==> flow/design.v <==
module design_5 #(parameter width = 8, parameter cwidth =4)(
  input [width-1:0] OPA, OPB,
  input CLK, RST, CE, MODE, CIN,
  input [1:0] INP_VALID,
  input [cwidth-1:0] CMD,
  output reg [2*width:0] RES,
  output reg OFLOW,
  output reg COUT,
  output reg G,
  output reg L,
  output reg E,
  output reg ERR
);
reg [2*width:0] temp;
reg [2*width:0] next_RES;
reg next_COUT, next_OFLOW, next_G, next_L, next_E, next_ERR;
localparam CMD_ADD = 4'b0000;
localparam CMD_SUB = 4'b0001;
localparam CMD_ADD_CIN = 4'b0010;
localparam CMD_SUB_CIN = 4'b0011;
localparam CMD_EGL = 4'b1000;
localparam CMD_INC_MUL = 4'b1001;
localparam CMD_SHIFT_MUL = 4'b1010;
localparam CMD_SI_UNSI_ADD = 4'b1011;
localparam CMD_SI_UNSI_SUB = 4'b1100;
localparam CMD_INC_A = 4'b0100;
localparam CMD_DEC_A = 4'b0101;
localparam CMD_INC_B = 4'b0110;
localparam CMD_DEC_B = 4'b0111;
localparam CMD_AND = 4'b0000;
localparam CMD_NAND = 4'b0001;
localparam CMD_OR = 4'b0010;
localparam CMD_NOR = 4'b0011;
localparam CMD_XOR = 4'b0100;
localparam CMD_XNOR = 4'b0101;
localparam CMD_ROL_A_B = 4'b1100;
localparam CMD_ROR_A_B = 4'b1101;
localparam CMD_NOT_A = 4'b0110;
localparam CMD_SHR1_A = 4'b1000;
localparam CMD_SHLI_A = 4'b1001;
localparam CMD_NOT_B = 4'b0111;
localparam CMD_SHR1_B = 4'b1010;
localparam CMD_SHL1_B = 4'b1011;
wire [2:0] amount;
assign amount = OPB[2:0];
always@(posedge CLK or posedge RST)
begin
    if(RST)begin
        next_RES <= 'b0;
        next_COUT <= 1'b0;
        next_OFLOW <= 1'b0;
        next_G <= 1'b0;
        next_E <= 1'b0;
        next_L <= 1'b0;
        next_ERR <= 1'b0;
    end
    else if(CE)
    begin
        if(INP_VALID == 2'b00)
        begin
            next_RES <= 'b0;
            next_COUT <= 1'b0;
            next_OFLOW <= 1'b0;
            next_G <= 1'b0;
            next_E <= 1'b0;
            next_L <= 1'b0;
            next_ERR <= 1'b0;
        end
        else if(INP_VALID ==2'b11)
        begin
            next_RES <= 'b0;
            next_COUT <= 1'b0;
            next_OFLOW <= 1'b0;
            next_G <= 1'b0;
            next_E <= 1'b0;
            next_L <= 1'b0;
            next_ERR <= 1'b0;
            if(MODE)begin
                case(CMD)
                    CMD_ADD:
                    begin
                        temp = OPA + OPB;
                        next_RES <= temp;
                        next_COUT <= temp[width];
                    end
                    CMD_SUB:
                    begin
                        next_OFLOW <= (OPA<OPB)?1'b1:1'b0;
                        next_RES <= OPA-OPB;
                    end
                    CMD_ADD_CIN:
                    begin
                        temp = OPA + OPB + CIN;
                        next_RES <= temp;
                        next_COUT <= temp[width];
                    end
                    CMD_SUB_CIN:
                    begin
                        next_OFLOW <= (OPA<OPB)?1'b1:1'b0;
                        next_RES <= OPA-OPB-CIN;
                    end
                    CMD_EGL:
                    begin
                        next_RES <= 'b0;
                        if(OPA==OPB)
                        begin
                            next_E <= 1'b1;
                            next_G <= 1'b0;
                            next_L <= 1'b0;
                        end
                        else if(OPA>OPB)
                        begin
                            next_E <= 1'b0;
                            next_G <= 1'b1;
                            next_L <= 1'b0;
                        end
                        else
                        begin
                            next_E <= 1'b0;
                            next_G <= 1'b0;
                            next_L <= 1'b1;
                        end
                    end
                    CMD_INC_MUL:
                    begin
                        temp = (OPA+1) * (OPB+1);
                        next_RES <= temp;
                        next_COUT <= temp[2*width];
                    end
                    CMD_SHIFT_MUL:
                    begin
                        temp =(OPA<<1)*OPB;
                        next_RES <= temp;
                        next_COUT <= temp[2*width];
                    end
                    CMD_SI_UNSI_ADD:
                    begin
                        temp = $signed(OPA) + $signed(OPB);
                        next_RES <= temp;
                        next_COUT <= temp[width];
                        next_OFLOW <= ((OPA[width-1] == OPB[width-1]) && (temp[width-1] != OPA[width-1])) ? 1'b1 : 1'b0;
                        if($signed(OPA)==$signed(OPB))
                        begin
                            next_E <= 1'b1;
                            next_G <= 1'b0;
                            next_L <= 1'b0;
                        end
                        else if($signed(OPA)>$signed(OPB))
                        begin
                            next_E <= 1'b0;
                            next_G <= 1'b1;
                            next_L <= 1'b0;
                        end
                        else
                        begin
                            next_E <= 1'b0;
                            next_G <= 1'b0;
                            next_L <= 1'b1;
                        end
                    end
                    CMD_SI_UNSI_SUB:
                    begin
                        temp = $signed(OPA) - $signed(OPB);
                        next_RES<= temp;
                        next_COUT <= temp[width];
                       next_OFLOW <= ((OPA[width-1] != OPB[width-1]) && (temp[width-1] != OPA[width-1])) ? 1'b1 : 1'b0;
                        if($signed(OPA) == $signed(OPB))
                        begin
                            next_E <= 1'b1;
                            next_G <= 1'b0;
                            next_L <= 1'b0;
                        end
                        else if($signed(OPA) > $signed(OPB))
                        begin
                            next_E <= 1'b0;
                            next_G <= 1'b1;
                            next_L <= 1'b0;
                        end
                        else
                        begin
                            next_E <= 1'b0;
                            next_G <= 1'b0;
                            next_L <= 1'b1;
                        end
                    end
                    default:
                    begin
                        next_RES <= 'b0;
                        next_COUT <= 1'b0;
                        next_OFLOW <= 1'b0;
                        next_G <= 1'b0;
                        next_E <= 1'b0;
                        next_L <= 1'b0;
                        next_ERR <= 1'b0;
                    end
                endcase
            end
            else begin
                case(CMD)
                    CMD_AND:next_RES <= {{width*2-(width-1){1'b0}},OPA&OPB};
                    CMD_NAND:next_RES <= {{width*2-(width-1){1'b0}},~(OPA&OPB)};
                    CMD_OR:next_RES <= {{width*2-(width-1){1'b0}},OPA|OPB};
                    CMD_NOR:next_RES <= {{width*2-(width-1){1'b0}},~(OPA|OPB)};
                    CMD_XOR:next_RES <= {{width*2-(width-1){1'b0}},OPA^OPB};
                    CMD_XNOR:next_RES <= {{width*2-(width-1){1'b0}},~(OPA^OPB)};
                    CMD_ROL_A_B:
                    begin
                        if (amount == 0)
                            next_RES <= {{width*2-(width-1){1'b0}}, OPA};
                        else
                            next_RES <= {{width*2-(width){1'b0}}, (OPA << amount) | (OPA >> (width - amount))};
                        next_ERR <= (width > 3 && |OPB[width-1:3]) ? 1'b1 : 1'b0;
                    end
                    CMD_ROR_A_B:
                    begin
                        if (amount == 0)
                            next_RES <= {{width*2-(width-1){1'b0}}, OPA};
                        else
                            next_RES <= {{width*2-(width-1){1'b0}}, (OPA >> amount) | (OPA << (width - amount))};
                        next_ERR <= (width > 3 && |OPB[width-1:3]) ? 1'b1 : 1'b0;
                    end
                    default:
                    begin
                        next_RES <='b0;
                        next_COUT <= 1'b0;
                        next_OFLOW <= 1'b0;
                        next_G <= 1'b0;
                        next_E <= 1'b0;
                        next_L <= 1'b0;
                        next_ERR <= 1'b0;
                    end
                endcase
            end
        end
        else if(INP_VALID == 2'b01)
        begin
            next_RES <=  'b0;
            next_COUT <= 1'b0;
            next_OFLOW <= 1'b0;
            next_G <= 1'b0;
            next_E <= 1'b0;
            next_L <= 1'b0;
            next_ERR <= 1'b0;
            if(MODE)begin
                case(CMD)
                    CMD_INC_A:next_RES <= OPA+1;
                    CMD_DEC_A:next_RES <= OPA-1;
                    default:
                    begin
                        next_RES <= 'b0;
                        next_COUT <= 1'b0;
                        next_OFLOW <= 1'b0;
                        next_G <= 1'b0;
                        next_E <= 1'b0;
                        next_L <= 1'b0;
                        next_ERR <= 1'b0;
                    end
                endcase
            end
            else begin
                case(CMD)
                    CMD_NOT_A:next_RES <= {{width*2-(width-1){1'b0}},~OPA};
                    CMD_SHR1_A:next_RES <= {{width*2-(width-1){1'b0}},OPA>>1};
                    CMD_SHLI_A:next_RES <= {{width*2-(width-1){1'b0}},OPA<<1};
                    default:
                    begin
                        next_RES <= 'b0;
                        next_COUT <= 1'b0;
                        next_OFLOW <= 1'b0;
                        next_G <= 1'b0;
                        next_E <= 1'b0;
                        next_L <= 1'b0;
                        next_ERR <= 1'b0;
                    end
                endcase
            end
        end
        else if(INP_VALID == 2'b10)
            begin
                next_RES <= 'b0;
                next_COUT <= 1'b0;
                next_OFLOW <= 1'b0;
                next_G <= 1'b0;
                next_E <= 1'b0;
                next_L <= 1'b0;
                next_ERR <= 1'b0;
                if(MODE) begin
                    case(CMD)
                        CMD_INC_B: next_RES <= OPB + 1;
                        CMD_DEC_B: next_RES <= OPB - 1;
                        default:
                        begin
                            next_RES <= 'b0;
                            next_COUT <= 1'b0;
                            next_OFLOW <= 1'b0;
                            next_G <= 1'b0;
                            next_E <= 1'b0;
                            next_L <= 1'b0;
                            next_ERR <= 1'b0;
                        end
                    endcase
                end
                else begin
                    case(CMD)
                        CMD_NOT_B:next_RES <= {{width*2-(width-1){1'b0}},~OPB};
                        CMD_SHR1_B:next_RES <= {{width*2-(width-1){1'b0}},OPB>>1};
                        CMD_SHL1_B:next_RES <= {{width*2-(width-1){1'b0}},OPB<<1};
                        default:
                        begin
                            next_RES <= 'b0;
                            next_COUT <= 1'b0;
                            next_OFLOW <= 1'b0;
                            next_G <= 1'b0;
                            next_E <= 1'b0;
                            next_L <= 1'b0;
                            next_ERR <= 1'b0;
                        end
                    endcase
                end
        end
    end
end
always @(posedge CLK or posedge RST) begin
    if(RST) begin
        RES <= 'b0;
        COUT <= 1'b0;
        OFLOW <= 1'b0;
        G <= 1'b0;
        E <= 1'b0;
        L <= 1'b0;
        ERR <= 1'b0;
    end else if (CE) begin
        RES <= next_RES;
        COUT <= next_COUT;
        OFLOW <= next_OFLOW;
        G <= next_G;
        L <= next_L;
        E <= next_E;
        ERR <= next_ERR;
    end
end
endmodule
==> reports on design_5 <==
Tool chain data of design_5. Each step is given for the RTL above and for the edited RTL. "before" refers to lines of the RTL above, "after" to lines of the edited file. "change": "after" minus "before" as printed here. "relative change": 100 x difference / "before". Operators: Yosys type, input widths -> output width; for muxes data width and select width s. Library cell names are shortened. Not given: n/a

Design top: design_5. Clock: CLK. Cell library: sky130hd. Library corner: tt_025C_1v80.

The edit. The edit as a unified diff against the file above. A script made this edit. It changes what the design does and was not meant as an optimisation.

```diff
@@ -130,5 +130,5 @@
                     CMD_SHIFT_MUL:
                     begin
-                        temp =(OPA<<1)*OPB;
+                        temp =(OPA<<1)+OPB;
                         next_RES <= temp;
                         next_COUT <= temp[2*width];
```

Word level. Yosys after proc, flatten, opt, wreduce and memory -nomap, before mapping. Memory bits, and registers merged into a memory's read port (data or address), are not among the register bits. Print and check cells are not counted.

Operators by class: $add $sub $neg (before 11, after 12, change +1, relative change +9.09%); multiply operators (before 2, after 1, change -1, relative change -50.00%); magnitude comparators (before 3, after 3, change 0, relative change 0.00%); eq/ne operators (before 22, after 22, change 0, relative change 0.00%); shifts and indexed selects (before 4, after 4, change 0, relative change 0.00%); multiplexer cells (before 55, after 55, change 0, relative change 0.00%); bitwise logic cells (before 10, after 10, change 0, relative change 0.00%); reductions and logical operators (before 11, after 11, change 0, relative change 0.00%).

Operators with widths: $mul 8x8->16 (before 1, after 0, change -1, relative change -100.00%); $add 9x8->10 (before 0, after 1, change +1); $mux 1 (before 35, after 35, change 0, relative change 0.00%); $mux 17 (before 7, after 7, change 0, relative change 0.00%); $eq 4x4->1 const B (before 6, after 6, change 0, relative change 0.00%); $not 8->8 (before 5, after 5, change 0, relative change 0.00%); $eq 4x3->1 const B (before 4, after 4, change 0, relative change 0.00%); $ne 1x1->1 (before 3, after 3, change 0, relative change 0.00%); $or 8x8->8 (before 3, after 3, change 0, relative change 0.00%); $pmux 1 s2 (before 3, after 3, change 0, relative change 0.00%); $reduce_or 2->1 (before 3, after 3, change 0, relative change 0.00%); $add 8x1->9 const B (before 2, after 2, change 0, relative change 0.00%); $add 8x8->9 (before 2, after 2, change 0, relative change 0.00%); $eq 2x2->1 const B (before 2, after 2, change 0, relative change 0.00%); $eq 4x2->1 const B (before 2, after 2, change 0, relative change 0.00%); $eq 8x8->1 (before 2, after 2, change 0, relative change 0.00%); $gt 8x8->1 (before 2, after 2, change 0, relative change 0.00%); $logic_and 1x1->1 (before 2, after 2, change 0, relative change 0.00%); $mux 8 (before 2, after 2, change 0, relative change 0.00%); $pmux 17 s2 (before 2, after 2, change 0, relative change 0.00%); $pmux 17 s8 (before 2, after 2, change 0, relative change 0.00%); $pmux 8 s3 (before 2, after 2, change 0, relative change 0.00%); $sub 8x1->9 const B (before 2, after 2, change 0, relative change 0.00%); $sub 8x8->9 (before 2, after 2, change 0, relative change 0.00%); $add 9x1->10 (before 1, after 1, change 0, relative change 0.00%); $and 8x8->8 (before 1, after 1, change 0, relative change 0.00%); $eq 1x1->1 (before 1, after 1, change 0, relative change 0.00%); $eq 2x1->1 const B (before 1, after 1, change 0, relative change 0.00%).

The list need not be complete.

Storage and ports: register bits (before 46, after 46, change 0, relative change 0.00%); input bits (before 27, after 27, change 0, relative change 0.00%); output and inout bits (before 23, after 23, change 0, relative change 0.00%).

Depth. Longest topological path by Yosys (ltp), each cell counted once; first at word level (registers and memories cut), then after technology mapping (sequential cells cut; the memories' decode and read muxes count).

Logic depth: word-level depth (before 8, after 8, change 0, relative change 0.00%); ABC_AREA (before 0, after 0); depth in mapped cells (before 25, after 24, change -1, relative change -4.00%); gate-level depth less buffers (before 22, after 22, change 0, relative change 0.00%).

Netlist. The flow's flattened synthesis, as Yosys stat reports it; memories are mapped. The netlist is that of the ABC_AREA named above (0 if unset); the other value can give another one.

Mapped netlist: mapped cells (before 1401, after 1192, change -209, relative change -14.92%); synthesis area (mm^2) (before 0.0112896, after 0.0095604, change -0.0017292, relative change -15.32%); mapped flip-flops (before 46, after 46, change 0, relative change 0.00%); buffer cells (before 80, after 73, change -7, relative change -8.75%).

Cells by type: inv_1 (before 158, after 109, change -49, relative change -31.01%); fa_1 (before 87, after 52, change -35, relative change -40.23%); nor2_1 (before 148, after 119, change -29, relative change -19.59%); ha_1 (before 111, after 82, change -29, relative change -26.13%); nand2_1 (before 108, after 87, change -21, relative change -19.44%); xor2_1 (before 28, after 17, change -11, relative change -39.29%); nand3_1 (before 34, after 25, change -9, relative change -26.47%); o221ai_1 (before 11, after 20, change +9, relative change +81.82%); and3_1 (before 6, after 15, change +9, relative change +150.00%); o21ai_0 (before 56, after 48, change -8, relative change -14.29%); a22oi_1 (before 17, after 10, change -7, relative change -41.18%); buf_1 (before 14, after 7, change -7, relative change -50.00%); a211oi_1 (before 10, after 17, change +7, relative change +70.00%); a21oi_1 (before 68, after 62, change -6, relative change -8.82%); nor2b_1 (before 14, after 8, change -6, relative change -42.86%); a21boi_0 (before 2, after 8, change +6, relative change +300.00%); xnor2_1 (before 52, after 47, change -5, relative change -9.62%); o211ai_1 (before 19, after 14, change -5, relative change -26.32%).

The list need not be complete.

Timing after synthesis. Path of least setup slack by OpenSTA after synthesis, without wires, with an ideal clock, recovery checks aside; 20% of the period is set as input and as output delay. Where synthesis merged equal registers, the netlist keeps one of their names.

Timing post-synthesis: kind (before input -> register, after input -> register); from (before input OPB[0], after input OPB[0]); to (before register next_RES[15], after register next_RES[15]); period (ps) (before 8000, after 8000, change 0, relative change 0.00%); external input delay (ps) (before 1600, after 1600, change 0, relative change 0.00%); time at the first pin (ps) (before 1600, after 1600, change 0, relative change 0.00%); arrival (ps) (before 6869, after 6565, change -304, relative change -4.43%); data required time (ps) (before 7877, after 7873, change -4, relative change -0.05%); setup slack (ps) (before 1008, after 1308, change +300); delay of the path (ps) (before 5392, after 5092, change -300, relative change -5.56%); driving pins on the path (before 24, after 23, change -1, relative change -4.17%); buffers on the path (before 5, after 4, change -1, relative change -20.00%); synthesis period reached (ps) (before 6992, after 6692, change -300, relative change -4.29%).

"delay of the path" is the arrival time less input delay plus setup time. "driving pins on the path": output pins that drive a net of the path, with the launching flip-flop's if there is one; two outputs of one cell count as two. "synthesis period reached" is the clock period less the worst setup slack; recovery checks do not enter. This is arithmetic on one report: input and output delays are still those of the set period (20% each). Between the ends stands the longest chain of elaborated cells between them, by number of cells; it is not shown to be the way that was timed. Of several equally long chains one is given. A line is the first line of the expression or statement that the cell stems from. Yosys adds cells for indexed reads and writes and turns some case tables into memories. At most two assigning lines are given for a register; there are more.

On the way, post-synthesis, before:
Cells stage by stage: buf_2 > buf_4 > inv_2 > ha_1 > clkbuf_1 > buf_2 > clkbuf_1 > nand2b_1 > fa_1 > inv_1 > fa_1 > fa_1 > inv_1 > fa_1 > inv_1 > ha_1 > or2_2 > a21oi_1 > nor3_1 > nor3_1 > nor3_1 > xor2_1 > a221oi_2 > o21ai_2. For cells in the longest elaborated chain the number is 7. The entry for elaborated cells between the ends (all ways) reads 16.

Ends and longest elaborated chain, post-synthesis, before: start: declaration (line 2) `input [width-1:0] OPA, OPB,`; $sub 8x1->9 (line 290) `CMD_DEC_B: next_RES <= OPB - 1;`; $pmux 17 s2 (line 288) `case(CMD)`; $mux 17 (line 287) `if(MODE) begin`; $mux 17 (line 278) `else if(INP_VALID == 2'b10)`; $mux 17 (line 235) `else if(INP_VALID == 2'b01)`; $mux 17 (line 69) `else if(INP_VALID ==2'b11)`; $mux 17 (line 59) `if(INP_VALID == 2'b00)`; end: assignment (line 83) `next_RES <= temp;`; end: assignment (line 89) `next_RES <= OPA-OPB;`; end: declaration (line 15) `reg [2*width:0] next_RES;`.

On the way, post-synthesis, after:
Cells stage by stage: buf_6 > buf_6 > inv_2 > ha_1 > clkbuf_1 > clkbuf_1 > nand2_1 > fa_1 > inv_1 > fa_1 > inv_1 > fa_1 > fa_1 > inv_1 > ha_1 > o21ai_0 > nor2_1 > o41ai_1 > o211ai_1 > o311a_1 > xor2_1 > a21oi_1 > o21ai_1. For cells in the longest elaborated chain the number is 7. The entry for elaborated cells between the ends (all ways) reads 15.

Ends and longest elaborated chain, post-synthesis, after: start: declaration (line 2) `input [width-1:0] OPA, OPB,`; $sub 8x1->9 (line 290) `CMD_DEC_B: next_RES <= OPB - 1;`; $pmux 17 s2 (line 288) `case(CMD)`; $mux 17 (line 287) `if(MODE) begin`; $mux 17 (line 278) `else if(INP_VALID == 2'b10)`; $mux 17 (line 235) `else if(INP_VALID == 2'b01)`; $mux 17 (line 69) `else if(INP_VALID ==2'b11)`; $mux 17 (line 59) `if(INP_VALID == 2'b00)`; end: assignment (line 83) `next_RES <= temp;`; end: assignment (line 89) `next_RES <= OPA-OPB;`; end: declaration (line 15) `reg [2*width:0] next_RES;`.

Worst path after layout. Path of least setup slack in the final report of each run of set A (OpenROAD, finished layout, wires in). Where an end is a register, its clock arrival counts in the times. The path's times are printed in steps of 10 ps; the period is the one set.

Timing after layout: kind (before input -> register, after input -> register); from (before input OPA[0], after input OPB[1]); to (before register next_COUT, after register next_COUT); period (ps) (before 7570, after 7570, change 0, relative change 0.00%); external input delay (ps) (before 1510, after 1510, change 0, relative change 0.00%); time at the first pin (ps) (before 1510, after 1510, change 0, relative change 0.00%); arrival (ps) (before 7260, after 7150, change -110, relative change -1.52%); data required time (ps) (before 7750, after 7790, change +40, relative change +0.52%); setup slack (ps) (before 490, after 640, change +150); driving pins on the path (before 21, after 19, change -2, relative change -9.52%); buffers on the path (before 2, after 1, change -1, relative change -50.00%).

Between the ends stands the longest chain of elaborated cells between them, by number of cells; it is not shown to be the way that was timed. Of several equally long chains one is given. At most two assigning lines are given for a register; there are more.

On the way, after layout, before:
Cells stage by stage: clkdlybuf4s50_1 > buf_4 > clkinv_1 > ha_1 > inv_1 > nor2_1 > fa_1 > fa_1 > fa_1 > inv_1 > fa_1 > inv_1 > ha_1 > or3_1 > o21ai_0 > a21oi_1 > a21oi_1 > mux2i_1 > nor4b_2 > o31a_1 > o32ai_1. For cells in the longest elaborated chain the number is 6. The entry for elaborated cells between the ends (all ways) reads 11.

Ends and longest elaborated chain, after layout, before: start: declaration (line 2) `input [width-1:0] OPA, OPB,`; $add 8x1->9 (line 126) `temp = (OPA+1) * (OPB+1);`; $mul 32x32->17 (line 126); $pmux 1 s6 (line 79) `case(CMD)`; $mux 1 (line 78) `if(MODE)begin`; $mux 1 (line 69) `else if(INP_VALID ==2'b11)`; $mux 1 (line 59) `if(INP_VALID == 2'b00)`; end: assignment (line 84) `next_COUT <= temp[width];`; end: assignment (line 95) `next_COUT <= temp[width];`; end: declaration (line 16) `reg next_COUT, next_OFLOW, next_G, next_L, next_E, next_ERR;`.

On the way, after layout, after:
Cells stage by stage: clkdlybuf4s50_1 > ha_1 > nand3_1 > or3_1 > nor2_1 > fa_1 > fa_1 > fa_1 > inv_1 > fa_1 > inv_1 > ha_1 > or3_1 > o2111ai_1 > a31oi_1 > xnor2_1 > nand2_1 > nor3_1 > a221o_1. For cells in the longest elaborated chain the number is 6. The entry for elaborated cells between the ends (all ways) reads 10.

Ends and longest elaborated chain, after layout, after: start: declaration (line 2) `input [width-1:0] OPA, OPB,`; $add 8x1->9 (line 126) `temp = (OPA+1) * (OPB+1);`; $mul 32x32->17 (line 126); $pmux 1 s6 (line 79) `case(CMD)`; $mux 1 (line 78) `if(MODE)begin`; $mux 1 (line 69) `else if(INP_VALID ==2'b11)`; $mux 1 (line 59) `if(INP_VALID == 2'b00)`; end: assignment (line 84) `next_COUT <= temp[width];`; end: assignment (line 95) `next_COUT <= temp[width];`; end: declaration (line 16) `reg next_COUT, next_OFLOW, next_G, next_L, next_E, next_ERR;`.

Flow runs. Runs of the flow (Yosys, OpenROAD) on both versions; the two runs of a pair have the same settings. The constraints put input and output delay at 20% of the set period each and load the outputs with 0.01 pF.

Settings, set A:
For CORE_UTILIZATION the number is 40. For period_ns the number is 7.57. For CAP_MARGIN the number is 20. The entry for CORE_MARGIN reads 2. For SLEW_MARGIN the number is 20.

Measured results, set A: cell area after synthesis (mm^2) (before 0.0112896, after 0.0095604, change -0.0017292, relative change -15.32%); area of the die (mm^2) (before 0.029584, after 0.025154, change -0.004430, relative change -14.97%); standard-cell area of the final layout (mm^2) (before 0.0124832, after 0.0106252, change -0.0018580, relative change -14.88%); setup slack of the worst path (ps) (before 486, after 640, change +154); total negative setup slack (ps) (before 0, after 0, change 0); total power of the final layout (µW) (before 2225, after 1717, change -508, relative change -22.83%); achieved period (ps) (before 7084, after 6930, change -154, relative change -2.17%).

Settings, set B:
The entry for CELL_PAD_IN_SITES_DETAIL_PLACEMENT reads 0. The entry for CORE_MARGIN reads 2. For CORE_UTILIZATION the number is 17. For GPL_ROUTABILITY_DRIVEN the number is 0. Under GPL_TIMING_DRIVEN stands 0. For HOLD_SLACK_MARGIN the number is -0.08. MAX_ROUTING_LAYER: met5. Under PLACE_DENSITY stands 0.37. SETUP_SLACK_MARGIN: -0.55. For SLEW_MARGIN the number is 40. TNS_END_PERCENT: 80. For period_ns the number is 7.21. For CAP_MARGIN the number is 20.

Measured results, set B: cell area after synthesis (mm^2) (before 0.0112896, after 0.0095604, change -0.0017292, relative change -15.32%); area of the die (mm^2) (before 0.0684869, after 0.0581509, change -0.0103360, relative change -15.09%); standard-cell area of the final layout (mm^2) (before 0.013249, after 0.0113484, change -0.0019006, relative change -14.35%); setup slack of the worst path (ps) (before -269, after -213, change +56); total negative setup slack (ps) (before -1585, after -467, change +1118); total power of the final layout (µW) (before 2370, after 1908, change -462, relative change -19.49%); achieved period (ps) (before 7479, after 7423, change -56, relative change -0.75%).

"achieved period" = clock period - worst setup slack. The figure is calculated, with input and output delays left at 20% of the set period. By "total power of the final layout" is meant OpenSTA's value without simulated activity: inputs other than the clock are taken to toggle once in ten clock periods, and the tool carries that through the logic.
